==> flow/design.v <==
module Fiveto32Decoder(Select, Wenable, Load_Out);
input [4:0] Select;
input Wenable;
output reg [31:0] Load_Out;
always@(*)
if (Wenable == 1)
case(Select)
5'h0 : Load_Out = 32'h00000001;
5'h1 : Load_Out = 32'h00000002;
5'h2 : Load_Out = 32'h00000004;
5'h3 : Load_Out = 32'h00000008;
5'h4 : Load_Out = 32'h00000010;
5'h5 : Load_Out = 32'h00000020;
5'h6 : Load_Out = 32'h00000040;
5'h7 : Load_Out = 32'h00000080;
5'h8 : Load_Out = 32'h00000100;
5'h9 : Load_Out = 32'h00000200;
5'hA : Load_Out = 32'h00000400;
5'hB : Load_Out = 32'h00000800;
5'hC : Load_Out = 32'h000001000;
5'hD : Load_Out = 32'h000002000;
5'hE : Load_Out = 32'h000004000;
5'hF : Load_Out = 32'h000008000;
5'h10 : Load_Out = 32'h00010000;
5'h11 : Load_Out = 32'h00020000;
5'h12 : Load_Out = 32'h00040000;
5'h13 : Load_Out = 32'h00080000;
5'h14 : Load_Out = 32'h00100000;
5'h15 : Load_Out = 32'h00200000;
5'h16 : Load_Out = 32'h00400000;
5'h17 : Load_Out = 32'h00800000;
5'h18 : Load_Out = 32'h01000000;
5'h19 : Load_Out = 32'h02000000;
5'h1A : Load_Out = 32'h04000000;
5'h1B : Load_Out = 32'h08000000;
5'h1C : Load_Out = 32'h10000000;
5'h1D : Load_Out = 32'h20000000;
5'h1E : Load_Out = 32'h40000000;
5'h1F : Load_Out = 32'h80000000;
default: Load_Out = 32'h00000000;
endcase
else
Load_Out <= 0;
endmodule
module Register32bit (Din, Dout, Load, Reset, clk);
input [31:0] Din;
output reg [31:0] Dout;
input Load, Reset, clk;
always@(posedge clk or posedge Reset) begin
if (Reset == 1)
Dout = 0;
else if (Load == 1)
Dout <= Din;
else
Dout <= Dout;
end
endmodule
module Mux32to1 (Reg0,Reg1,Reg2,Reg3,Reg4,Reg5,Reg6,Reg7,Reg8,Reg9,Reg10,Reg11,Reg12,Reg13,Reg14,Reg15,Reg16,Reg17,Reg18,Reg19,Reg20,Reg21,Reg22,Reg23,Reg24,Reg25,Reg26,Reg27,Reg28,Reg29,Reg30,Reg31, Select, Regout);
input [31:0]Reg0, Reg1,Reg2,Reg3,Reg4,Reg5,Reg6,Reg7,Reg8,Reg9,Reg10,Reg11,Reg12,Reg13,Reg14,Reg15,Reg16;
input [31:0]Reg17,Reg18,Reg19,Reg20,Reg21,Reg22,Reg23,Reg24,Reg25,Reg26,Reg27,Reg28,Reg29,Reg30,Reg31;
input [4:0]Select;
output reg [31:0] Regout;
always@(*)
case(Select)
5'h0: Regout <= Reg0;
5'h1: Regout <= Reg1;
5'h2: Regout <= Reg2;
5'h3: Regout <= Reg3;
5'h4: Regout <= Reg4;
5'h5: Regout <= Reg5;
5'h6: Regout <= Reg6;
5'h7: Regout <= Reg7;
5'h8: Regout <= Reg8;
5'h9: Regout <= Reg9;
5'hA: Regout <= Reg10;
5'hB: Regout <= Reg11;
5'hC: Regout <= Reg12;
5'hD: Regout <= Reg13;
5'hE: Regout <= Reg14;
5'hF: Regout <= Reg15;
5'h10: Regout <= Reg16;
5'h11: Regout <= Reg17;
5'h12: Regout <= Reg18;
5'h13: Regout <= Reg19;
5'h14: Regout <= Reg20;
5'h15: Regout <= Reg21;
5'h16: Regout <= Reg22;
5'h17: Regout <= Reg23;
5'h18: Regout <= Reg24;
5'h19: Regout <= Reg25;
5'h1A: Regout <= Reg26;
5'h1B: Regout <= Reg27;
5'h1C: Regout <= Reg28;
5'h1D: Regout <= Reg29;
5'h1E: Regout <= Reg30;
5'h1F: Regout <= Reg31;
default Regout <= 32'b0;
endcase
endmodule
module RegisterFile32Bits(DataIn,DataA,DataB,RdAddress1,RdAddress2,WrtAddress,clk,Reset,Wenable);
input[31:0]DataIn;
input clk,Reset,Wenable;
input [4:0]RdAddress1,RdAddress2,WrtAddress;
output [31:0]DataA,DataB;
wire [31:0] Load;
wire [31:0] Dout0;
wire [31:0] Dout1;
wire [31:0] Dout2;
wire [31:0] Dout3;
wire [31:0] Dout4;
wire [31:0] Dout5;
wire [31:0] Dout6;
wire [31:0] Dout7;
wire [31:0] Dout8;
wire [31:0] Dout9;
wire [31:0] Dout10;
wire [31:0] Dout11;
wire [31:0] Dout12;
wire [31:0] Dout13;
wire [31:0] Dout14;
wire [31:0] Dout15;
wire [31:0] Dout16;
wire [31:0] Dout17;
wire [31:0] Dout18;
wire [31:0] Dout19;
wire [31:0] Dout20;
wire [31:0] Dout21;
wire [31:0] Dout22;
wire [31:0] Dout23;
wire [31:0] Dout24;
wire [31:0] Dout25;
wire [31:0] Dout26;
wire [31:0] Dout27;
wire [31:0] Dout28;
wire [31:0] Dout29;
wire [31:0] Dout30;
wire [31:0] Dout31;
Fiveto32Decoder u00 (WrtAddress,Wenable,Load);
Register32bit uu0 (DataIn, Dout0, Load[0], Reset, clk);
Register32bit uu1 (DataIn, Dout1, Load[1], Reset, clk);
Register32bit uu2 (DataIn, Dout2, Load[2], Reset, clk);
Register32bit uu3 (DataIn, Dout3, Load[3], Reset, clk);
Register32bit uu4 (DataIn, Dout4, Load[4], Reset, clk);
Register32bit uu5 (DataIn, Dout5, Load[5], Reset, clk);
Register32bit uu6 (DataIn, Dout6, Load[6], Reset, clk);
Register32bit uu7 (DataIn, Dout7, Load[7], Reset, clk);
Register32bit uu8 (DataIn, Dout8, Load[8], Reset, clk);
Register32bit uu9 (DataIn, Dout9, Load[9], Reset, clk);
Register32bit uu10 (DataIn, Dout10, Load[10], Reset, clk);
Register32bit uu11 (DataIn, Dout11, Load[11], Reset, clk);
Register32bit uu12 (DataIn, Dout12, Load[12], Reset, clk);
Register32bit uu13 (DataIn, Dout13, Load[13], Reset, clk);
Register32bit uu14 (DataIn, Dout14, Load[14], Reset, clk);
Register32bit uu15 (DataIn, Dout15, Load[15], Reset, clk);
Register32bit uu16 (DataIn, Dout16, Load[16], Reset, clk);
Register32bit uu17 (DataIn, Dout17, Load[17], Reset, clk);
Register32bit uu18 (DataIn, Dout18, Load[18], Reset, clk);
Register32bit uu19 (DataIn, Dout19, Load[19], Reset, clk);
Register32bit uu20 (DataIn, Dout20, Load[20], Reset, clk);
Register32bit uu21 (DataIn, Dout21, Load[21], Reset, clk);
Register32bit uu22 (DataIn, Dout22, Load[22], Reset, clk);
Register32bit uu23 (DataIn, Dout23, Load[23], Reset, clk);
Register32bit uu24 (DataIn, Dout24, Load[24], Reset, clk);
Register32bit uu25 (DataIn, Dout25, Load[25], Reset, clk);
Register32bit uu26 (DataIn, Dout26, Load[26], Reset, clk);
Register32bit uu27 (DataIn, Dout27, Load[27], Reset, clk);
Register32bit uu28 (DataIn, Dout28, Load[28], Reset, clk);
Register32bit uu29 (DataIn, Dout29, Load[29], Reset, clk);
Register32bit uu30 (DataIn, Dout30, Load[30], Reset, clk);
Register32bit uu31 (DataIn, Dout31, Load[31], Reset, clk);
Mux32to1 um1(Dout0,Dout1,Dout2,Dout3,Dout4,Dout5,Dout6,Dout7,Dout8,Dout9,Dout10,Dout11,Dout12,Dout13,Dout14,Dout15,Dout16,Dout17,Dout18,Dout19,Dout20,Dout21,Dout22,Dout23,Dout24,Dout25,Dout26,Dout27,Dout28,Dout29,Dout30,Dout31,RdAddress1, DataA);
Mux32to1 um2(Dout0,Dout1,Dout2,Dout3,Dout4,Dout5,Dout6,Dout7,Dout8,Dout9,Dout10,Dout11,Dout12,Dout13,Dout14,Dout15,Dout16,Dout17,Dout18,Dout19,Dout20,Dout21,Dout22,Dout23,Dout24,Dout25,Dout26,Dout27,Dout28,Dout29,Dout30,Dout31,RdAddress2, DataB);
endmodule 
## From RTL to reports: RegisterFile32Bits

Tool output for the design above, in the order of the flow.
Line numbers count from 1 in the design file above.
The mark -- stands for no value.

| inputs | value |
|---|---|
| top module | RegisterFile32Bits |
| clock port | clk |
| library | sky130hd |
| timing corner | tt_025C_1v80 |

## Word-level counts

Source: Yosys, flattened and elaborated, memories not mapped. Widths are those after wreduce; folded enables and synchronous resets count as part of the registers. Registers that Yosys merges into a memory's read port (data or address) are not register bits. Print and check cells do not count. Equal cells are merged and count once.
Memory sizes are those after Yosys's memory passes, which may raise the word count (mostly to a power of two), join words into wider ones and drop unused or constant bits.

| storage and ports | value |
|---|---|
| latch bits | 0 |
| bits in read-only memories | 1,024 |
| register bits | 1,024 |
| word width x clocked read ports | 0 |
| memory cells | 1 |
| word-level cells | 100 |
| bits in writable memories | 0 |

| operators by class | value |
|---|---|
| $add $sub $neg | 0 |
| bitwise logic cells | 0 |
| multiply operators | 0 |
| $lt $le $gt $ge | 0 |
| reduce/logical cells | 2 |
| divide/modulo/power cells | 0 |
| shift operators | 0 |
| multiplexer cells | 3 |
| equality and inequality tests | 62 |

Memory list:

| memory | words | width | read ports | wr ports | line | text |
|---|---|---|---|---|---|---|
| (no name shown) | 32 | 32 | 1 | 0 | 7 | `case(Select)` |

Operators by type and width:

| operator | count |
|---|---|
| 32-bit case mux with 32-bit select | 2 |
| 5-bit == test (second input constant) | 32 |
| 5-bit by 4-bit == test with 1-bit output (second input constant) | 16 |
| 5-bit by 3-bit == test with 1-bit output (second input constant) | 8 |
| 32-bit 2-to-1 mux | 1 |
| 5-bit by 2-bit == test with 1-bit output (second input constant) | 4 |
| 5-bit by 1-bit == test with 1-bit output (second input constant) | 2 |
| 5-bit zero test | 2 |

## Depth

Longest topological path by Yosys (ltp), each cell counted once; first at word level (registers and memories cut), then after technology mapping (sequential cells cut; the memories' decode and read muxes count).

| logic depth | value |
|---|---|
| depth in word-level cells | 2 |
| ABC_AREA | 0 |
| gate-level depth with buffers | 10 |
| mapped depth without buffers | 5 |

## Synthesis result

The flow's flattened synthesis, as Yosys stat reports it; memories are mapped. The netlist is that of the ABC_AREA named above (0 if unset); the other value can give another one.

| synthesis totals | value |
|---|---|
| sequential area | 25,624.6 sq um |
| cell area after synthesis | 54,133.2 sq um |
| mapped cells | 5,157 |
| mapped flip-flops | 1,024 |

Cells by type:

| cell type | count | area in all (sq um) |
|---|---|---|
| sky130_fd_sc_hd__dfrtp_1 | 1,024 | 2.56E+04 |
| sky130_fd_sc_hd__mux2_2 | 1,028 | 1.16E+04 |
| sky130_fd_sc_hd__nand3_1 | 1,299 | 6.5E+03 |
| sky130_fd_sc_hd__nand4_1 | 388 | 2.43E+03 |
| sky130_fd_sc_hd__clkbuf_1 | 428 | 1.61E+03 |
| sky130_fd_sc_hd__a22oi_1 | 210 | 1.58E+03 |
| sky130_fd_sc_hd__and3_1 | 71 | 444.176 |
| sky130_fd_sc_hd__nor4_1 | 67 | 419.152 |
| sky130_fd_sc_hd__buf_1 | 104 | 390.374 |
| sky130_fd_sc_hd__o32a_1 | 33 | 330.317 |
| sky130_fd_sc_hd__buf_2 | 59 | 295.283 |
| sky130_fd_sc_hd__a221o_1 | 29 | 290.278 |
| sky130_fd_sc_hd__a21oi_1 | 50 | 250.24 |
| sky130_fd_sc_hd__or4_1 | 32 | 240.23 |
| sky130_fd_sc_hd__nor2_1 | 60 | 225.216 |
| sky130_fd_sc_hd__and2_1 | 29 | 181.424 |
| sky130_fd_sc_hd__o21ai_0 | 36 | 180.173 |
| sky130_fd_sc_hd__a2111oi_0 | 14 | 122.618 |

Other cell types: 44; their cells: 196.
The figures by module come from a second, unflattened synthesis with its own total; it is not the netlist above.

| unflattened totals | value |
|---|---|
| cell total of the unflattened synthesis | 4,963 |
| area (unflattened synthesis) | 59,315.6 sq um |

Rows give one instance, submodules left out.

By module:

| module | sequential area (sq um) | instances | area (sq um) | cells |
|---|---|---|---|---|
| Register32bit | 800.8 | 32 | 1,348.8 | 69 |
| Mux32to1 | 0.0 | 2 | 7,960.1 | 1,354 |
| Fiveto32Decoder | 0.0 | 1 | 234.0 | 47 |
| RegisterFile32Bits | 0.0 | 1 | 0.0 | 0 |

## Worst setup path after synthesis

Path of least setup slack by OpenSTA after synthesis, without wires, with an ideal clock, recovery checks aside; 20% of the period is set as input and as output delay. Where synthesis merged equal registers, the netlist keeps one of their names.

| timing post-synthesis | value |
|---|---|
| kind | in2out |
| start point | in RdAddress1[3] |
| end point | out DataA[12] |
| clock period | 7,000 ps |
| stages | 8 |
| time at the first pin | 1,400 ps |
| input delay | 1,400 ps |
| arrival | 3,156 ps |
| path slack | 2,444 ps |
| buffers on the path | 3 |
| output delay | 1,400 ps |
| delay of the path | 1,756 ps |
| synthesis period reached | 4,556 ps |

"delay of the path" is the arrival time less input delay plus setup time.
At an output port there is no setup time.
"stages": output pins that drive a net of the path, with the launching flip-flop's if there is one; two outputs of one cell count as two.
"synthesis period reached" = period - worst setup slack (recovery checks aside). The figure is calculated, with input and output delays left at 20% of the set period.
The rows between start and end are the longest chain of elaborated cells between them; the timing report does not say that the signal goes this way. Where chains are equally long, one stands for them.
A line is the first line of the expression or statement that the cell stems from. Yosys adds cells for indexed reads and writes and turns some case tables into memories.

| on the way, post-synthesis | value |
|---|---|
| path through | sky130_fd_sc_hd__buf_2 > sky130_fd_sc_hd__nor2b_4 > sky130_fd_sc_hd__buf_6 > sky130_fd_sc_hd__and2_1 > sky130_fd_sc_hd__buf_2 > sky130_fd_sc_hd__a221o_1 > sky130_fd_sc_hd__or4_1 > sky130_fd_sc_hd__o32a_1 |
| cells in the longest elaborated chain | 2 |
| elaborated cells between the ends (all ways) | 33 |
| source lines of those cells | 1 |
| classes of those cells | eq/ne: 31; mux: 1; reduce/logical: 1 |

Ends and longest elaborated chain, post-synthesis:

| item | line | text |
|---|---|---|
| start, declared | 103 | `input [4:0]RdAddress1,RdAddress2,WrtAddress;` |
| 5-bit == test | 64 | `case(Select)` |
| 32-bit case mux with 32-bit select | 64 |  |
| end, declared | 104 | `output [31:0]DataA,DataB;` |

## Timing after layout

Path of least setup slack in the final report of stored run 1 (OpenROAD, finished layout, wires in). Where an end is a register, its clock arrival counts in the times.
The report prints the path's times to 10 ps; the period is as set.

| timing post-layout | value |
|---|---|
| kind | in2out |
| start point | in RdAddress1[1] |
| end point | out DataA[11] |
| stages | 10 |
| path slack | 10 ps |
| arrival | 3,320 ps |
| input delay | 830 ps |
| clock period | 4,160 ps |
| output delay | 830 ps |
| time at the first pin | 830 ps |
| buffers on the path | 5 |

The rows between start and end are the longest chain of elaborated cells between them; the timing report does not say that the signal goes this way. Where chains are equally long, one stands for them.

| on the way, post-layout | value |
|---|---|
| path through | sky130_fd_sc_hd__buf_2 > sky130_fd_sc_hd__bufbuf_16 > sky130_fd_sc_hd__and3b_4 > sky130_fd_sc_hd__buf_4 > sky130_fd_sc_hd__buf_4 > sky130_fd_sc_hd__nand3_1 > sky130_fd_sc_hd__nand4_1 > sky130_fd_sc_hd__or4_1 > sky130_fd_sc_hd__o32a_1 > sky130_fd_sc_hd__dlygate4sd2_1 |
| cells in the longest elaborated chain | 2 |
| elaborated cells between the ends (all ways) | 33 |
| source lines of those cells | 1 |
| classes of those cells | eq/ne: 31; mux: 1; reduce/logical: 1 |

Ends and longest elaborated chain, post-layout:

| item | line | text |
|---|---|---|
| start, declared | 103 | `input [4:0]RdAddress1,RdAddress2,WrtAddress;` |
| 5-bit == test | 64 | `case(Select)` |
| 32-bit case mux with 32-bit select | 64 |  |
| end, declared | 104 | `output [31:0]DataA,DataB;` |

Top module RegisterFile32Bits; platform sky130hd; tools Yosys and OpenROAD; 4 stored runs in no particular order. Input and output delays are each 20% of the period that was set; the output load is 0.01 pF.
"clock period achieved" means the clock period less the worst setup slack. The figure is calculated, with input and output delays left at 20% of the set period.
"time of the worst setup path" means the part of the period allowed to the worst setup path (the constraints hold back 20% at inputs and 20% at outputs) less its slack; where the path has registers, the arrival times of their clocks count too.
"power consumption" rests on the timing tool's default activity at the inputs, not on a simulated workload.
"time of the worst setup path" is known to 10 ps.
Among the settings, - means not set for that run.
Among the results, - means that no value is shown for the run.

| run name | ABC_AREA | CAP_MARGIN | CORE_UTILIZATION | PLACE_DENSITY | TNS_END_PERCENT | period_ns | CORE_MARGIN | SLEW_MARGIN | CELL_PAD_IN_SITES_DETAIL_PLACEMENT | CORE_ASPECT_RATIO | GPL_ROUTABILITY_DRIVEN | GPL_TIMING_DRIVEN | SETUP_SLACK_MARGIN | CELL_PAD_IN_SITES_GLOBAL_PLACEMENT | CTS_CLUSTER_SIZE | HOLD_SLACK_MARGIN | MAX_ROUTING_LAYER | PLACE_DENSITY_LB_ADDON | power consumption (uW) | time of the worst setup path (ps) | critical path type | setup slack of the critical path (ps) | clock period achieved (ps) | overall die area (sq um) | area of the synthesized netlist (sq um) | std-cell area (final layout) (sq um) | lowest hold slack (ps) | final utilization (%) | final setup TNS (ps) |
|---|---|---|---|---|---|---|---|---|---|---|---|---|---|---|---|---|---|---|---|---|---|---|---|---|---|---|---|---|---|
| stored run 1 | 0 | 40 | 51 | 0.53 | 65 | 4.16 | 2 | 20 | - | - | - | - | - | - | - | - | - | - | 29,438 | 2,490 | in2out | 8 | 4,152 | 108,765.0 | 54,133.2 | 67,717.4 | 523 | 64.3 | 0 |
| stored run 2 | - | 20 | 50 | - | - | 7.0 | 2 | 20 | - | - | - | - | - | - | - | - | - | - | 17,251 | 3,930 | in2out | 267 | 6,733 | 110,916.0 | 54,133.2 | 60,977.2 | 517 | 56.9 | 0 |
| stored run 3 | 0 | 20 | 40 | - | 80 | 4.98 | 6 | 30 | 2 | 0.85 | 0 | 0 | 0.94 | - | - | - | - | - | - | - | - | - | - | - | - | - | - | - | - |
| stored run 4 | 0 | 15 | 69 | - | - | 8.38 | 5 | 40 | 0 | 0.77 | 0 | 0 | 1.71 | 0 | 63 | -0.06 | met4 | 0.14 | - | - | - | - | - | - | - | - | - | - | - |

Stored run 3: no results, routing failed with GRT-0116
Stored run 4: no results, routing failed with GRT-0116
